==> flow/design.v <==
module rgst #(
    parameter w=8
)(
    input clk, rst_b, ld, clr, input [w-1:0] d, output reg [w-1:0] q
);
    always @ (posedge clk, negedge rst_b)
        if (!rst_b)                 q <= 0;
        else if (clr)               q <= 0;
        else if (ld)                q <= d;
endmodule
module mschdpath (
    input clk, rst_b,ld_merg,upd_mreg, input [511:0] blk, output [31:0] m0
);
    function [31:0] RtRot(input [31:0] x, input [4:0] p);
        reg [63:0] tmp; begin
        tmp = {x, x} >> p; RtRot = tmp[31:0];end
    endfunction
    function [31:0] Sgm0(input [31:0]x); begin
        Sgm0=RtRot(x,7)^RtRot(x,18)^(x>>3);end
    endfunction
    function [31:0] Sgm1(input [31:0]x); begin
        Sgm1=RtRot(x,17)^RtRot(x,19)^(x>>10);end
    endfunction
    function [31:0] Mux(input sel,input [31:0]d1,d0); begin
        Mux = (sel) ?  d1 : d0 ;end
    endfunction
    function [31:0] Word32(input [511:0]blk, input [3:0]idx); begin
        Word32 = blk[511-32*idx -:32];end
    endfunction
    wire [31:0] m[0:15];
    generate
        genvar k;
        for( k = 0; k < 16; k = k +1) begin:some_name
            if(k < 15)
                rgst #(.w(32)) i0(.clk(clk),.rst_b(rst_b),.clr(1'd0),.ld(upd_mreg),.d(Mux(ld_merg,Word32(blk,k),m[k+1])),.q(m[k]));
            else
                rgst #(.w(32)) i0(.clk(clk),.rst_b(rst_b),.clr(1'd0),.ld(upd_mreg),.d(Mux(ld_merg,Word32(blk,k),m[0] + Sgm0(m[1]) + m[9] + Sgm1(m[14]))),.q(m[k]));
        end
    endgenerate
    assign m0 = m[0];
endmodule
# Step by step through the tools: mschdpath
# What the tools print for mschdpath, step after step.
# Lines are those of the file above, counted from 1.
# Operators: Yosys type, input widths -> output width; for muxes data width and select width s.
# Cell names lack the library's common part.
# The mark - stands for no value.
dict set report setup {
  top_module {mschdpath}
  clk_port {clk}
  library {sky130hd}
  pvt_corner {tt_025C_1v80}
}

# After elaboration
# Source: Yosys, flattened and elaborated. Widths are those after wreduce; folded enables and synchronous resets count as part of the registers. Registers that Yosys merges into a memory's read port (data or address) are not register bits. Print and check cells do not count. Equal cells are merged and count once.
dict set report word_totals {
  latch_bits 0
  romBits 0
  regBits 512
  output_inout_bits 32
  ramBits 0
  clocked_rd_ports_x_width 0
  mem_count 0
  in_bits 516
  wordCells 39
}
dict set report op_classes {
  muxes 16
  n_cmp 0
  reduce_logical 0
  eq_ne 0
  bitwise 4
  mul 0
  shifts 0
  div 0
  add_sub_neg 3
}
# operator n
set op_table {}
lappend op_table {{$mux 32} 16}
lappend op_table {{$add 32x32->32} 3}
lappend op_table {{$xor 32x32->32} 2}
lappend op_table {{$xor 32x22->32} 1}
lappend op_table {{$xor 32x29->32} 1}

# Longest topological paths
# Depth = most cells in a row (Yosys ltp): at word level without a register or memory, in the mapped netlist without a sequential cell, where the memories' decode and read muxes count.
dict set report depth {
  depth_word 6
  ABC_AREA 0
  ltp_mapped 18
  depth_no_buf 17
}

# Netlist
# Yosys stat after the flow's synthesis: flattened, memories mapped to cells. It holds for the ABC_AREA given above (unset counts as 0); a run with the other value may have another netlist.
# The area totals of this step are shown rounded.
dict set report mapped {
  buffers 231
  flip_flops 512
  seqArea_um2 12800
  stdcells 2848
  synth_area_um2 27800
}
# cell n area_total_um2
set types {}
lappend types {dfrtp_1 512 1.28E+04}
lappend types {mux2i_1 486 4.86E+03}
lappend types {a21oi_1 531 2.66E+03}
lappend types {nor2_1 521 1.96E+03}
lappend types {fa_1 62 1241.19}
lappend types {xnor2_1 124 1.09E+03}
lappend types {clkbuf_1 171 641.866}
lappend types {inv_1 149 559.286}
lappend types {ha_1 31 387.872}
lappend types {buf_1 54 202.694}
lappend types {xor2_1 21 183.926}
lappend types {a21o_1 18 135.13}
lappend types {nand2_1 32 120.115}
lappend types {o21ai_0 17 85.082}
lappend types {o221ai_1 9 78.826}
lappend types {nand3_1 14 70.067}
lappend types {o21ai_1 11 55.053}
lappend types {nand4_1 8 50.048}
# Other cell types: 33; their cells: 77.
# The figures by module come from a second, unflattened synthesis with its own total; it is not the netlist above.
dict set report hier_totals {
  hier_cells 2853
  hier_area_um2 31600
}
# Each row is one instance without its submodules.
# module mod_seq_area_um2 area_um2 cells n_inst
set modules {}
lappend modules {{rgst #(w=32)} 801 1320 103 16}
lappend modules {mschdpath 0.0 10400 1205 1}

# Timing after synthesis
# Source: OpenSTA report_checks on the synthesized netlist (no wires, ideal clock, input and output delay 20% of the period each), path of least setup slack; recovery checks are left aside. Register names are those of the netlist, which keeps one name where synthesis merged equal registers.
dict set report synth_timing {
  kind {register to register}
  from {register some_name[14].genblk1.i0.q[20]}
  to {register some_name[15].genblk1.i0.q[27]}
  arrival_time_ns 3.741
  tclk_ns 4.5
  t_first_pin_ns 0.000
  path_delay_ns 3.864
  path_stages 19
  path_slack_ns 0.636
  n_path_buf 1
  required_ns 4.377
  setup_ns 0.123
  period_less_setup_slack_ns 3.864
}
# "path_delay_ns" = arrival - input delay + setup time.
# "path_stages": output pins that drive a net of the path, with the launching flip-flop's if there is one; two outputs of one cell count as two.
# "period_less_setup_slack_ns" is the clock period less the worst setup slack; recovery checks do not enter. This is arithmetic on one report: input and output delays are still those of the set period (20% each).
# Between the ends stands the longest chain of elaborated cells between them, by number of cells; it is not shown to be the way that was timed. Of several equally long chains one is given.
# Each line given opens the expression or statement behind the cell; cells for indexed reads and writes are added by Yosys, which also makes memories of some case tables.
# At most two assigning lines are given for a register; there are more.
dict set report synth_between {
  path_cell_list {dfrtp_1 -> clkbuf_1 -> xnor2_1 -> xnor2_1 -> fa_1 -> inv_1 -> fa_1 -> inv_1 -> ha_1 -> inv_1 -> fa_1 -> nor2b_4 -> o2111ai_1 -> a21oi_2 -> nor2_1 -> o311ai_4 -> a21boi_1 -> xnor2_1 -> o221a_1}
  elab_chain_len 4
  cells_between 4
  lines_between 3
  classes_between {add/sub: 1; mux: 1; logic: 2}
}
# item line
set synth_lines {}
lappend synth_lines {{start: declaration} 4} ;# input clk, rst_b, ld, clr, input [w-1:0] d, output reg [w-1:0] q
lappend synth_lines {{start: assignment} 7} ;# if (!rst_b)                 q <= 0;
lappend synth_lines {{start: assignment} 9} ;# else if (ld)                q <= d;
lappend synth_lines {{$xor 32x32->32} 22} ;# Sgm1=RtRot(x,17)^RtRot(x,19)^(x>>10);end
lappend synth_lines {{$xor 32x22->32} 22}
lappend synth_lines {{$add 32x32->32} 37} ;# rgst #(.w(32)) i0(.clk(clk),.rst_b(rst_b),.clr(1'd0),.ld(upd_mreg),.d(Mux(ld_merg,Word32(blk,k),m[0] + Sgm0(m[ ...
lappend synth_lines {{$mux 32} 25} ;# Mux = (sel) ?  d1 : d0 ;end
lappend synth_lines {{end: assignment} 8} ;# else if (clr)               q <= 0;
lappend synth_lines {{end: assignment} 9}
lappend synth_lines {{end: declaration} 4}

# Worst path after layout
# Path of least setup slack in the final report of stored run 1 (OpenROAD, finished layout, wires in). Where an end is a register, its clock arrival counts in the times.
dict set report layout_timing {
  kind {register to register}
  from {register some_name[14].genblk1.i0.q[20]}
  to {register some_name[15].genblk1.i0.q[19]}
  setup_ns 0.15
  path_slack_ns 0.16
  t_first_pin_ns 0.62
  arrival_time_ns 4.83
  tclk_ns 4.53
  path_stages 18
  required_ns 4.99
  n_path_buf 0
}
# Between the ends stands the longest chain of elaborated cells between them, by number of cells; it is not shown to be the way that was timed. Of several equally long chains one is given.
# At most two assigning lines are given for a register; there are more.
dict set report layout_between {
  path_cell_list {dfrtp_1 -> xnor2_1 -> xnor2_1 -> fa_1 -> inv_1 -> fa_1 -> inv_1 -> ha_1 -> inv_1 -> fa_1 -> nor2b_4 -> o2111ai_1 -> a21oi_2 -> nor3b_2 -> nor4_1 -> nor3b_1 -> xor2_1 -> o221ai_1}
  elab_chain_len 4
  cells_between 4
  lines_between 3
  classes_between {add/sub: 1; mux: 1; logic: 2}
}
# item line
set layout_lines {}
lappend layout_lines {{start: declaration} 4} ;# input clk, rst_b, ld, clr, input [w-1:0] d, output reg [w-1:0] q
lappend layout_lines {{start: assignment} 7} ;# if (!rst_b)                 q <= 0;
lappend layout_lines {{start: assignment} 9} ;# else if (ld)                q <= d;
lappend layout_lines {{$xor 32x32->32} 22} ;# Sgm1=RtRot(x,17)^RtRot(x,19)^(x>>10);end
lappend layout_lines {{$xor 32x22->32} 22}
lappend layout_lines {{$add 32x32->32} 37} ;# rgst #(.w(32)) i0(.clk(clk),.rst_b(rst_b),.clr(1'd0),.ld(upd_mreg),.d(Mux(ld_merg,Word32(blk,k),m[0] + Sgm0(m[ ...
lappend layout_lines {{$mux 32} 25} ;# Mux = (sel) ?  d1 : d0 ;end
lappend layout_lines {{end: assignment} 8} ;# else if (clr)               q <= 0;
lappend layout_lines {{end: assignment} 9}
lappend layout_lines {{end: declaration} 4}

FLOW RESULTS
============

4 stored runs of mschdpath in the flow (synthesis by Yosys, layout by OpenROAD, sky130hd cells), in arbitrary order. Constraints: input delay and output delay 20% of the set period each, output load 0.01 pF.
By "achieved_period_ns" is meant the clock period of the run minus its worst setup slack. This is arithmetic on one report: input and output delays are still those of the set period (20% each).
"critical_path_time_ns" = time allowed to the worst setup path (clock period - input delay - output delay, where it has them) - its slack; a late launch clock adds to it, a late capture clock takes from it.
"fin_power_uw" rests on the timing tool's default activity at the inputs, not on a simulated workload.
Results are given in rounded form.

[flow] stored run 1: files
==> flow/run.sh <==
#!/bin/bash
# the make line also repeats the synthesis and layout settings of config.mk as NAME=value (left out here)
make -C /OpenROAD-flow-scripts/flow DESIGN_CONFIG=/design/flow/config.mk WORK_HOME=/design/flow/orfs CLKGATE_MAP_FILE= finish
==> flow/config.mk <==
export PLATFORM = sky130hd
export DESIGN_NAME = mschdpath
export DESIGN_NICKNAME = mschdpath
export VERILOG_FILES = /design/flow/design.v
export SDC_FILE = /design/flow/constraint.sdc
export NUM_CORES = 4
export LEC_CHECK = 0
export CAP_MARGIN = 20
export CORE_MARGIN = 2
export CORE_UTILIZATION = 40
export SLEW_MARGIN = 20
==> flow/constraint.sdc <==
create_clock -name core_clock -period 4.53 [get_ports {clk}]
set_input_delay 0.9060 -clock core_clock [delete_from_list [all_inputs] [get_ports {clk}]]
set_output_delay 0.9060 -clock core_clock [all_outputs]
set_load 0.01 [all_outputs]

[flow] stored run 1: metrics
[metrics] final_die_area_um2 = 71600
[metrics] achieved_period_ns = 4.369
[metrics] fin_power_uw = 24900
[metrics] worstSetupSlack_ns = 0.161
[metrics] synthArea_um2 = 27800
[metrics] utilization_pct = 52.5
[metrics] fin_tns_ns = 0.000
[metrics] critical_path_time_ns = 4.37
[metrics] worst_path_kind = register to register

[flow] stored run 2: files
==> flow/run.sh <==
#!/bin/bash
# the make line also repeats the synthesis and layout settings of config.mk as NAME=value (left out here)
make -C /OpenROAD-flow-scripts/flow DESIGN_CONFIG=/design/flow/config.mk WORK_HOME=/design/flow/orfs CLKGATE_MAP_FILE= finish
==> flow/config.mk <==
export PLATFORM = sky130hd
export DESIGN_NAME = mschdpath
export DESIGN_NICKNAME = mschdpath
export VERILOG_FILES = /design/flow/design.v
export SDC_FILE = /design/flow/constraint.sdc
export NUM_CORES = 4
export LEC_CHECK = 0
export CAP_MARGIN = 20
export CELL_PAD_IN_SITES_DETAIL_PLACEMENT = 1
export CORE_ASPECT_RATIO = 1.62
export CORE_MARGIN = 2
export CORE_UTILIZATION = 35
export CTS_CLUSTER_SIZE = 44
export SETUP_SLACK_MARGIN = 0.79
export SLEW_MARGIN = 20
export TNS_END_PERCENT = 90
==> flow/constraint.sdc <==
create_clock -name core_clock -period 4.4 [get_ports {clk}]
set_input_delay 0.8800 -clock core_clock [delete_from_list [all_inputs] [get_ports {clk}]]
set_output_delay 0.8800 -clock core_clock [all_outputs]
set_load 0.01 [all_outputs]

[flow] stored run 2: metrics
[metrics] final_die_area_um2 = 81700
[metrics] achieved_period_ns = 4.079
[metrics] fin_power_uw = 29800
[metrics] worstSetupSlack_ns = 0.321
[metrics] synthArea_um2 = 27800
[metrics] utilization_pct = 47.4
[metrics] fin_tns_ns = 0.000
[metrics] critical_path_time_ns = 4.08
[metrics] worst_path_kind = register to register

[flow] stored run 3: files
==> flow/run.sh <==
#!/bin/bash
# the make line also repeats the synthesis and layout settings of config.mk as NAME=value (left out here)
make -C /OpenROAD-flow-scripts/flow DESIGN_CONFIG=/design/flow/config.mk WORK_HOME=/design/flow/orfs CLKGATE_MAP_FILE= finish
==> flow/config.mk <==
export PLATFORM = sky130hd
export DESIGN_NAME = mschdpath
export DESIGN_NICKNAME = mschdpath
export VERILOG_FILES = /design/flow/design.v
export SDC_FILE = /design/flow/constraint.sdc
export NUM_CORES = 4
export LEC_CHECK = 0
export CAP_MARGIN = 20
export CORE_MARGIN = 2
export CORE_UTILIZATION = 40
export SETUP_SLACK_MARGIN = -0.39
export SLEW_MARGIN = 20
==> flow/constraint.sdc <==
create_clock -name core_clock -period 4.42 [get_ports {clk}]
set_input_delay 0.8840 -clock core_clock [delete_from_list [all_inputs] [get_ports {clk}]]
set_output_delay 0.8840 -clock core_clock [all_outputs]
set_load 0.01 [all_outputs]

[flow] stored run 3: metrics
[metrics] final_die_area_um2 = 71600
[metrics] achieved_period_ns = 4.386
[metrics] fin_power_uw = 26200
[metrics] worstSetupSlack_ns = 0.034
[metrics] synthArea_um2 = 27800
[metrics] utilization_pct = 53.1
[metrics] fin_tns_ns = 0.000
[metrics] critical_path_time_ns = 4.39
[metrics] worst_path_kind = register to register

[flow] stored run 4: files
==> flow/run.sh <==
#!/bin/bash
# the make line also repeats the synthesis and layout settings of config.mk as NAME=value (left out here)
make -C /OpenROAD-flow-scripts/flow DESIGN_CONFIG=/design/flow/config.mk WORK_HOME=/design/flow/orfs CLKGATE_MAP_FILE= finish
==> flow/config.mk <==
export PLATFORM = sky130hd
export DESIGN_NAME = mschdpath
export DESIGN_NICKNAME = mschdpath
export VERILOG_FILES = /design/flow/design.v
export SDC_FILE = /design/flow/constraint.sdc
export NUM_CORES = 4
export LEC_CHECK = 0
export CAP_MARGIN = 20
export CORE_MARGIN = 2
export CORE_UTILIZATION = 40
export SLEW_MARGIN = 20
==> flow/constraint.sdc <==
create_clock -name core_clock -period 4.42 [get_ports {clk}]
set_input_delay 0.8840 -clock core_clock [delete_from_list [all_inputs] [get_ports {clk}]]
set_output_delay 0.8840 -clock core_clock [all_outputs]
set_load 0.01 [all_outputs]

[flow] stored run 4: metrics
[metrics] final_die_area_um2 = 71600
[metrics] achieved_period_ns = 4.298
[metrics] fin_power_uw = 26400
[metrics] worstSetupSlack_ns = 0.122
[metrics] synthArea_um2 = 27800
[metrics] utilization_pct = 53.2
[metrics] fin_tns_ns = 0.000
[metrics] critical_path_time_ns = 4.30
[metrics] worst_path_kind = register to register
